==> flow/design.v <==
module complex_adder_subtractor #(
    parameter WIDTH=32
) (
    input [WIDTH-1:0] a,
    input [WIDTH-1:0] b,
    input addNotSub,
    output reg [WIDTH-1:0] result
);
    always @(*) begin
        if (addNotSub) begin
            result[WIDTH-1:WIDTH/2] = a[WIDTH-1:WIDTH/2] + b[WIDTH-1:WIDTH/2];
            result[WIDTH/2-1:0] = a[WIDTH/2-1:0] + b[WIDTH/2-1:0];
        end else begin
            result[WIDTH-1:WIDTH/2] = a[WIDTH-1:WIDTH/2] - b[WIDTH-1:WIDTH/2];
            result[WIDTH/2-1:0] = a[WIDTH/2-1:0] - b[WIDTH/2-1:0];
        end
    end
endmodule
module complex_multiplier #(
    parameter WIDTH=32
) (
    input [WIDTH-1:0] a,
    input [WIDTH-1:0] b,
    output [2*WIDTH-1:0] result
);
    wire signed [WIDTH-1:0] a_real = { {(WIDTH/2+1){a[WIDTH/2-1]}}, a[WIDTH/2-1:0] };
    wire signed [WIDTH-1:0] b_real = { {(WIDTH/2+1){b[WIDTH/2-1]}}, b[WIDTH/2-1:0] };
    wire signed [WIDTH-1:0] a_img = { {(WIDTH/2+1){a[WIDTH-1]}}, a[WIDTH-1:WIDTH/2] };
    wire signed [WIDTH-1:0] b_img = { {(WIDTH/2+1){b[WIDTH-1]}}, b[WIDTH-1:WIDTH/2] };
    wire signed [WIDTH-1:0] result_real = a_real * b_real - a_img * b_img;
    wire signed [WIDTH-1:0] result_img = a_real * b_img + a_img * b_real;
    assign result[WIDTH-1:0] = result_real;
    assign result[2*WIDTH-1:WIDTH] = result_img;
endmodule
module complex_mean_square (
    input wire i_clk,
    input wire i_arst,
    input wire i_en,
    input wire [2:0] i_log2_samples,
    input wire        i_valid,
    input wire [31:0] i_y,
    input wire [31:0] i_y_hat,
    output reg        o_valid,
    output reg [63:0] o_data
);
    wire [31:0] y_diff_w;
    wire [63:0] sq_diff_complex_w;
    wire        sq_diff_valid_w;
    wire [63:0] sum_res_w;
    wire [8:0]  num_samples_w = 1 << i_log2_samples;
    reg [8:0]  sample_rx_cnt_r;
    reg [8:0]  sample_proc_cnt_r;
    reg [1:0]  state_r, next_state_r;
    localparam S_IDLE      = 2'b00;
    localparam S_INIT      = 2'b01;
    localparam S_COMPUTING = 2'b10;
    localparam S_FINALIZE  = 2'b11;
    complex_adder_subtractor #(.WIDTH(32)) y_difference_module (
        .a(i_y),
        .b(i_y_hat),
        .addNotSub(1'b0),
        .result(y_diff_w)
    );
    complex_multiplier cpow_calculator (
        .a(y_diff_w),
        .b(y_diff_w),
        .result(sq_diff_complex_w)
    );
    assign sq_diff_valid_w = i_valid;
    complex_adder_subtractor #(.WIDTH(64)) square_sum (
        .a(o_data),  
        .b(sq_diff_complex_w),
        .addNotSub(1'b1),
        .result(sum_res_w)
    );
    always @(posedge i_clk or posedge i_arst) begin
        if (i_arst)
            state_r <= S_IDLE;
        else
            state_r <= next_state_r;
    end
    always @(*) begin
        next_state_r = state_r;
        case (state_r)
            S_IDLE:      if (i_en) next_state_r = S_INIT;
            S_INIT:      next_state_r = S_COMPUTING;
            S_COMPUTING: if (sample_rx_cnt_r == num_samples_w && sample_proc_cnt_r == num_samples_w)
                             next_state_r = S_FINALIZE;
            S_FINALIZE:  next_state_r = S_IDLE;
            default:     next_state_r = S_IDLE;
        endcase
    end
    always @(posedge i_clk or posedge i_arst) begin
        if (i_arst) begin
            o_valid           <= 1'b0;
            o_data            <= 64'b0;
            sample_rx_cnt_r   <= 9'b0;
            sample_proc_cnt_r <= 9'b0;
        end else begin
            o_valid <= 1'b0;  
            case (state_r)
                S_INIT: begin
                    o_data            <= 64'b0;
                    sample_rx_cnt_r   <= 9'b0;
                    sample_proc_cnt_r <= 9'b0;
                end
                S_COMPUTING: begin
                    sample_rx_cnt_r <= sample_rx_cnt_r;
                    sample_proc_cnt_r <= sample_proc_cnt_r;
                    if (i_valid && sample_rx_cnt_r < num_samples_w) begin
                        sample_rx_cnt_r <= sample_rx_cnt_r + 1;
                    end
                    if (sq_diff_valid_w && !(sample_proc_cnt_r == num_samples_w)) begin
                        sample_proc_cnt_r <= sample_proc_cnt_r + 1;
                        o_data <= sum_res_w;
                    end
                end
                S_FINALIZE: begin
					o_valid        <= 1'b1;  
					o_data[31:0]   <= $signed(o_data[31:0]) >>> i_log2_samples;
					o_data[63:32]  <= $signed(o_data[63:32]) >>> i_log2_samples;
                end
            endcase
        end
    end
endmodule
--- tool output ---
Reports on complex_mean_square
Tool output for the design above before and after an edit, in the order of the flow.
Lines under "original" count in the file above, lines under "edited" in the edited file.
"change" is "edited" less "original", of the values as shown.
Cell names lack the library's common part.
The mark -- stands for no value.
Set-up
  top: complex_mean_square
  clock: i_clk
  standard-cell library: sky130hd
  library corner: tt_025C_1v80

The edit
The edit as a unified diff against the file above.
The edit is scripted: it alters the design's behaviour and was not made to optimise anything.
begin of diff
@@ -91,11 +91,6 @@
         endcase
     end
-    always @(posedge i_clk or posedge i_arst) begin
-        if (i_arst) begin
-            o_valid           <= 1'b0;
-            o_data            <= 64'b0;
-            sample_rx_cnt_r   <= 9'b0;
-            sample_proc_cnt_r <= 9'b0;
-        end else begin
+    always @(posedge i_clk) begin
+        begin
             o_valid <= 1'b0;  
             case (state_r)
end of diff

After elaboration
Yosys after proc, flatten, opt, wreduce and memory -nomap, before mapping. Memory bits, and registers merged into a memory's read port (data or address), are not among the register bits. Print and check cells are not counted. Equal cells are merged and count once.
Bit counts
  word width x clocked read ports: original 0, edited 0, change 0
  RAM bits: original 0, edited 0, change 0
  ROM bits: original 0, edited 0, change 0
  register bits after elaboration: original 85, edited 85, change 0
  bits in latches: original 0, edited 0, change 0
  memories: original 0, edited 0, change 0
Operators by class
  reductions and logical operators: original 11, edited 11, change 0
  shift operators: original 3, edited 3, change 0
  $lt $le $gt $ge: original 1, edited 1, change 0
  eq/ne operators: original 9, edited 9, change 0
  div/mod/pow operators: original 0, edited 0, change 0
  multiply operators: original 3, edited 3, change 0
  multiplexer cells: original 12, edited 12, change 0
  bitwise logic cells: original 0, edited 0, change 0
  add/sub/neg operators: original 8, edited 8, change 0
Operators with widths
  2-bit inequality test (second input constant): original 4, edited 4, change 0
  2-bit AND reduction: original 4, edited 4, change 0
  32-bit adder: original 3, edited 3, change 0
  1-bit logical AND: original 3, edited 3, change 0
  16-bit by 16-bit multiplier with 32-bit output: original 3, edited 3, change 0
  9-bit by 1-bit adder with 9-bit output (second input constant): original 2, edited 2, change 0
  2-bit == test (second input constant): original 2, edited 2, change 0
  9-bit == test: original 2, edited 2, change 0
  2-bit 2-to-1 mux: original 2, edited 2, change 0
  32-bit 2-to-1 mux: original 2, edited 2, change 0
  9-bit 2-to-1 mux: original 2, edited 2, change 0
  32-bit case mux with 3-bit select: original 2, edited 2, change 0
  9-bit case mux with 2-bit select: original 2, edited 2, change 0
  32-bit by 3-bit >>> shifter with 32-bit output: original 2, edited 2, change 0
  16-bit subtractor: original 2, edited 2, change 0
  2-bit by 1-bit == test with 1-bit output (second input constant): original 1, edited 1, change 0
  1-bit logical NOT: original 1, edited 1, change 0
  2-bit logical NOT: original 1, edited 1, change 0
  9-bit < comparator: original 1, edited 1, change 0
  1-bit 2-to-1 mux: original 1, edited 1, change 0
  2-bit case mux with 4-bit select: original 1, edited 1, change 0
  2-bit nonzero test: original 1, edited 1, change 0
  3-bit nonzero test: original 1, edited 1, change 0
  2-bit by 3-bit << shifter with 9-bit output (first input constant): original 1, edited 1, change 0
  32-bit subtractor: original 1, edited 1, change 0

Depth
Depth = most cells in a row (Yosys ltp): at word level without a register or memory, in the mapped netlist without a sequential cell, where the memories' decode and read muxes count.
Logic depth
  depth after elaboration: original 6, edited 6, change 0
  ABC_AREA: original 0, edited 0
  mapped depth: original 47, edited 47, change 0
  depth with buffers taken out: original 46, edited 46, change 0

After synthesis
The flow's flattened synthesis, as Yosys stat reports it; memories are mapped. The netlist is that of the ABC_AREA named above (0 if unset); the other value can give another one.
Synthesis totals
  chip area (Yosys) (mm^2): original 0.0368704, edited 0.0363486, change -0.0005218
  flip-flops: original 87, edited 87, change 0
  sequential area (mm^2): original 0.0021783, edited 0.0025837, change +0.0004054
  standard cells after synthesis: original 4072, edited 3847, change -225
  buffers: original 145, edited 131, change -14
Cells by type
  nor2_1: original 418, edited 309, change -109
  dfrtp_1: original 86, edited 3, change -83
  edfxtp_1: original 0, edited 82, change +82
  a221oi_1: original 36, edited 2, change -34
  o21ai_0: original 124, edited 97, change -27
  a22o_1: original 0, edited 20, change +20
  xor2_1: original 41, edited 58, change +17
  o211ai_1: original 22, edited 6, change -16
  mux4_2: original 20, edited 36, change +16
  mux2i_1: original 39, edited 24, change -15
  a21oi_1: original 109, edited 95, change -14
  or3_1: original 22, edited 10, change -12
  o21a_1: original 24, edited 16, change -8
  nor2b_1: original 17, edited 24, change +7
  mux2_2: original 47, edited 53, change +6
  nand2b_1: original 21, edited 15, change -6
  buf_2: original 8, edited 2, change -6
  a32oi_1: original 6, edited 0, change -6
Not every row of either side is listed.
By module: a second synthesis without flattening, with its own total; a netlist apart from the flattened one above.
Unflattened totals
  cells (unflattened synthesis): original 5899, edited 5791, change -108
  area (unflattened synthesis) (mm^2): original 0.0536652, edited 0.0528094, change -0.0008558
Rows give one instance, submodules left out.
Modules, original
  complex_multiplier: seq. area 0 mm^2, cells 4305, area 0.0399308 mm^2, instances 1
  complex_mean_square: seq. area 0.0021783 mm^2, cells 666, area 0.007078 mm^2, instances 1
  complex_adder_subtractor #(WIDTH=64): seq. area 0 mm^2, cells 658, area 0.0046757 mm^2, instances 1
  complex_adder_subtractor #(WIDTH=32): seq. area 0 mm^2, cells 270, area 0.0019806 mm^2, instances 1
Modules, edited
  complex_multiplier: seq. area 0 mm^2, cells 4294, area 0.039912 mm^2, instances 1
  complex_mean_square: seq. area 0.0025837 mm^2, cells 569, area 0.006241 mm^2, instances 1
  complex_adder_subtractor #(WIDTH=64): seq. area 0 mm^2, cells 658, area 0.0046757 mm^2, instances 1
  complex_adder_subtractor #(WIDTH=32): seq. area 0 mm^2, cells 270, area 0.0019806 mm^2, instances 1

Path before layout
Source: OpenSTA report_checks on the synthesized netlist (no wires, ideal clock, input and output delay 20% of the period each), path of least setup slack; recovery checks are left aside. Register names are those of the netlist, which keeps one name where synthesis merged equal registers.
Path after synthesis
  kind: original input-to-reg, edited input-to-reg
  start point: original input port i_y_hat[1], edited input port i_y[0]
  end point: original register o_data[62], edited register o_data[63]
  driving pins on the path: original 38, edited 43, change +5
  time at the first pin (ps): original 2700, edited 2700, change 0
  path buffers: original 2, edited 2, change 0
  setup slack (ps): original 1233, edited 842, change -391
  arrival time (ps): original 12201, edited 12401, change +200
  delay of the path (ps): original 9567, edited 9958, change +391
  period (ps): original 13500, edited 13500, change 0
  data required time (ps): original 13434, edited 13243, change -191
  setup time (ps): original 66, edited 257, change +191
  period reached after synthesis (ps): original 12267, edited 12658, change +391
"delay of the path" is the arrival time less input delay plus setup time.
"driving pins on the path" counts driving pins, that of a launching flip-flop among them; a cell with two outputs on the path counts twice.
"period reached after synthesis" = period - worst setup slack (recovery checks aside). The figure is calculated, with input and output delays left at 20% of the set period.
The rows between start and end are the longest chain of elaborated cells between them; the timing report does not say that the signal goes this way. Where chains are equally long, one stands for them.
Each line given opens the expression or statement behind the cell; cells for indexed reads and writes are added by Yosys, which also makes memories of some case tables.
At most two assigning lines are given for a register; there are more.
Between the ends, after synthesis, original
  path through: inv_1 -> ha_1 -> nor2b_1 -> o31a_1 -> or4_4 -> a2111oi_4 -> xor2_1 -> inv_1 -> clkbuf_1 -> buf_1 -> nand2_1 -> fa_1 -> fa_1 -> fa_1 -> fa_1 -> inv_1 -> fa_1 -> inv_1 -> (+2 left out) -> ha_1 -> a211oi_1 -> o211ai_1 -> a31oi_1 -> o21ai_0 -> a31oi_1 -> xnor2_1 -> ha_1 -> a21o_1 -> a21o_1 -> a21o_1 -> a21o_1 -> a21o_1 -> a221oi_1 -> o21bai_1 -> a2111oi_0 -> mux2_2 -> nand2_1
  length of the longest elaborated chain: 6
RTL lines, path after synthesis, original
  start: declaration: line 42  | input wire [31:0] i_y_hat,
  16-bit subtractor: line 15  | result[WIDTH/2-1:0] = a[WIDTH/2-1:0] - b[WIDTH/2-1:0];
  16-bit by 16-bit multiplier with 32-bit output: line 31  | wire signed [WIDTH-1:0] result_img = a_real * b_img + a_img * b_real;
  32-bit adder: line 31
  32-bit adder: line 11  | result[WIDTH-1:WIDTH/2] = a[WIDTH-1:WIDTH/2] + b[WIDTH-1:WIDTH/2];
  32-bit 2-to-1 mux: line 113  | if (sq_diff_valid_w && !(sample_proc_cnt_r == num_samples_w)) begin
  32-bit case mux with 3-bit select: line 101  | case (state_r)
  end: assignment: line 115  | o_data <= sum_res_w;
  end: assignment: line 121  | o_data[63:32] <= $signed(o_data[63:32]) >>> i_log2_samples;
  end: declaration: line 44  | output reg [63:0] o_data
Between the ends, after synthesis, edited
  path through: inv_1 -> ha_1 -> inv_1 -> fa_1 -> a21o_1 -> a21oi_1 -> o21bai_1 -> a21oi_1 -> o21bai_1 -> a21oi_1 -> xor2_1 -> clkinv_1 -> clkbuf_1 -> nand2_1 -> fa_1 -> fa_1 -> fa_1 -> fa_1 -> (+7 left out) -> or4_1 -> o21ai_1 -> a21oi_1 -> a21o_1 -> a21oi_1 -> xnor2_1 -> ha_1 -> clkbuf_1 -> a21o_1 -> a21o_1 -> a211oi_1 -> nor2b_1 -> o31ai_1 -> a21boi_0 -> or3_1 -> a21o_1 -> a21o_1 -> a32o_1
  length of the longest elaborated chain: 6
RTL lines, path after synthesis, edited
  start: declaration: line 41  | input wire [31:0] i_y,
  16-bit subtractor: line 15  | result[WIDTH/2-1:0] = a[WIDTH/2-1:0] - b[WIDTH/2-1:0];
  16-bit by 16-bit multiplier with 32-bit output: line 31  | wire signed [WIDTH-1:0] result_img = a_real * b_img + a_img * b_real;
  32-bit adder: line 31
  32-bit adder: line 11  | result[WIDTH-1:WIDTH/2] = a[WIDTH-1:WIDTH/2] + b[WIDTH-1:WIDTH/2];
  32-bit 2-to-1 mux: line 108  | if (sq_diff_valid_w && !(sample_proc_cnt_r == num_samples_w)) begin
  32-bit case mux with 3-bit select: line 96  | case (state_r)
  end: assignment: line 110  | o_data <= sum_res_w;
  end: assignment: line 116  | o_data[63:32] <= $signed(o_data[63:32]) >>> i_log2_samples;
  end: declaration: line 44  | output reg [63:0] o_data

Timing after layout
Path of least setup slack in the final report of the runs of pair A (OpenROAD, finished layout, wires in). Where an end is a register, its clock arrival counts in the times.
The report prints the path's times to 10 ps; the period is as set.
Path post-layout
  kind: original input-to-reg, edited input-to-reg
  start point: original input port i_y_hat[1], edited input port i_y_hat[0]
  end point: original register o_data[30], edited register o_data[63]
  path buffers: original 3, edited 2, change -1
  time at the first pin (ps): original 2700, edited 2700, change 0
  setup slack (ps): original 580, edited 570, change -10
  data required time (ps): original 13710, edited 13650, change -60
  period (ps): original 13500, edited 13500, change 0
  driving pins on the path: original 37, edited 44, change +7
  arrival time (ps): original 13130, edited 13090, change -40
  setup time (ps): original 150, edited 240, change +90
The rows between start and end are the longest chain of elaborated cells between them; the timing report does not say that the signal goes this way. Where chains are equally long, one stands for them.
At most two assigning lines are given for a register; there are more.
Between the ends, post-layout, original
  path through: clkdlybuf4s50_1 -> inv_1 -> ha_1 -> nor2b_1 -> o31a_1 -> or4_4 -> a2111oi_4 -> buf_4 -> a211oi_1 -> o211ai_1 -> and3_1 -> clkinv_2 -> nand2_1 -> inv_1 -> fa_1 -> inv_1 -> fa_1 -> inv_1 -> fa_1 -> fa_1 -> fa_1 -> fa_1 -> inv_1 -> fa_1 -> inv_1 -> fa_1 -> ha_1 -> nor2_1 -> o221ai_1 -> a21oi_1 -> buf_4 -> nor2_1 -> o31ai_1 -> a21oi_1 -> a31oi_1 -> mux2i_1 -> o221ai_1
  length of the longest elaborated chain: 6
RTL lines, path post-layout, original
  start: declaration: line 42  | input wire [31:0] i_y_hat,
  16-bit subtractor: line 15  | result[WIDTH/2-1:0] = a[WIDTH/2-1:0] - b[WIDTH/2-1:0];
  16-bit by 16-bit multiplier with 32-bit output: line 30  | wire signed [WIDTH-1:0] result_real = a_real * b_real - a_img * b_img;
  32-bit subtractor: line 30
  32-bit adder: line 12  | result[WIDTH/2-1:0] = a[WIDTH/2-1:0] + b[WIDTH/2-1:0];
  32-bit 2-to-1 mux: line 113  | if (sq_diff_valid_w && !(sample_proc_cnt_r == num_samples_w)) begin
  32-bit case mux with 3-bit select: line 101  | case (state_r)
  end: assignment: line 115  | o_data <= sum_res_w;
  end: assignment: line 120  | o_data[31:0] <= $signed(o_data[31:0]) >>> i_log2_samples;
  end: declaration: line 44  | output reg [63:0] o_data
Between the ends, post-layout, edited
  path through: clkdlybuf4s50_1 -> ha_4 -> inv_1 -> fa_1 -> a21o_1 -> a21oi_1 -> o21bai_1 -> a21oi_2 -> o21bai_1 -> a41oi_1 -> a21oi_2 -> a21oi_1 -> o21ba_2 -> xnor2_2 -> nand2_1 -> fa_1 -> fa_1 -> fa_1 -> (+8 left out) -> or4_1 -> o21ai_1 -> a21oi_1 -> buf_4 -> a31oi_1 -> xnor2_1 -> ha_1 -> a21o_1 -> a21oi_1 -> o21ai_0 -> a211oi_1 -> nor2b_1 -> o31ai_1 -> a21boi_0 -> or3_1 -> a21o_1 -> a21o_1 -> a32o_1
  length of the longest elaborated chain: 6
RTL lines, path post-layout, edited
  start: declaration: line 42  | input wire [31:0] i_y_hat,
  16-bit subtractor: line 15  | result[WIDTH/2-1:0] = a[WIDTH/2-1:0] - b[WIDTH/2-1:0];
  16-bit by 16-bit multiplier with 32-bit output: line 31  | wire signed [WIDTH-1:0] result_img = a_real * b_img + a_img * b_real;
  32-bit adder: line 31
  32-bit adder: line 11  | result[WIDTH-1:WIDTH/2] = a[WIDTH-1:WIDTH/2] + b[WIDTH-1:WIDTH/2];
  32-bit 2-to-1 mux: line 108  | if (sq_diff_valid_w && !(sample_proc_cnt_r == num_samples_w)) begin
  32-bit case mux with 3-bit select: line 96  | case (state_r)
  end: assignment: line 110  | o_data <= sum_res_w;
  end: assignment: line 116  | o_data[63:32] <= $signed(o_data[63:32]) >>> i_log2_samples;
  end: declaration: line 44  | output reg [63:0] o_data

Flow runs
Both versions went through the flow (Yosys, OpenROAD) with the same settings in each pair. Constraints: input delay and output delay 20% of the set period each, output load 0.01 pF.
Flow settings, pair A
  CORE_UTILIZATION: 40
  period_ns: 13.5
  CAP_MARGIN: 20
  CORE_MARGIN: 2
  SLEW_MARGIN: 20
Results, pair A
  standard-cell area after layout (mm^2): original 0.0404113, edited 0.0405964, change +0.0001851
  overall die area (mm^2): original 0.0946208, edited 0.0932997, change -0.0013211
  chip area in the Yosys report (mm^2): original 0.0368704, edited 0.0363486, change -0.0005218
  clock period achieved (ps): original 12916, edited 12934, change +18
  utilization (%): original 44.2, edited 45.1, change +0.9
  setup slack of the worst path (ps): original 584, edited 566, change -18
Flow settings, pair B
  ABC_AREA: 1
  CAP_MARGIN: 10
  CELL_PAD_IN_SITES_DETAIL_PLACEMENT: 1
  CELL_PAD_IN_SITES_GLOBAL_PLACEMENT: 1
  CORE_ASPECT_RATIO: 0.92
  CORE_UTILIZATION: 37
  HOLD_SLACK_MARGIN: 0.29
  PLACE_DENSITY_LB_ADDON: 0.05
  SLEW_MARGIN: 20
  period_ns: 21.8
  CORE_MARGIN: 2
Results, pair B
  standard-cell area after layout (mm^2): original 0.0412934, edited 0.0404988, change -0.0007946
  overall die area (mm^2): original 0.105477, edited 0.103642, change -0.001835
  chip area in the Yosys report (mm^2): original 0.0380703, edited 0.0373996, change -0.0006707
  clock period achieved (ps): original 13951, edited 13942, change -9
  utilization (%): original 40.6, edited 40.6, change 0.0
  setup slack of the worst path (ps): original 7849, edited 7858, change +9
"clock period achieved" is the run's clock period less its worst setup slack. It is reckoned from that one timing run; input and output delays stay at 20% of the period that was set.
--- end ---
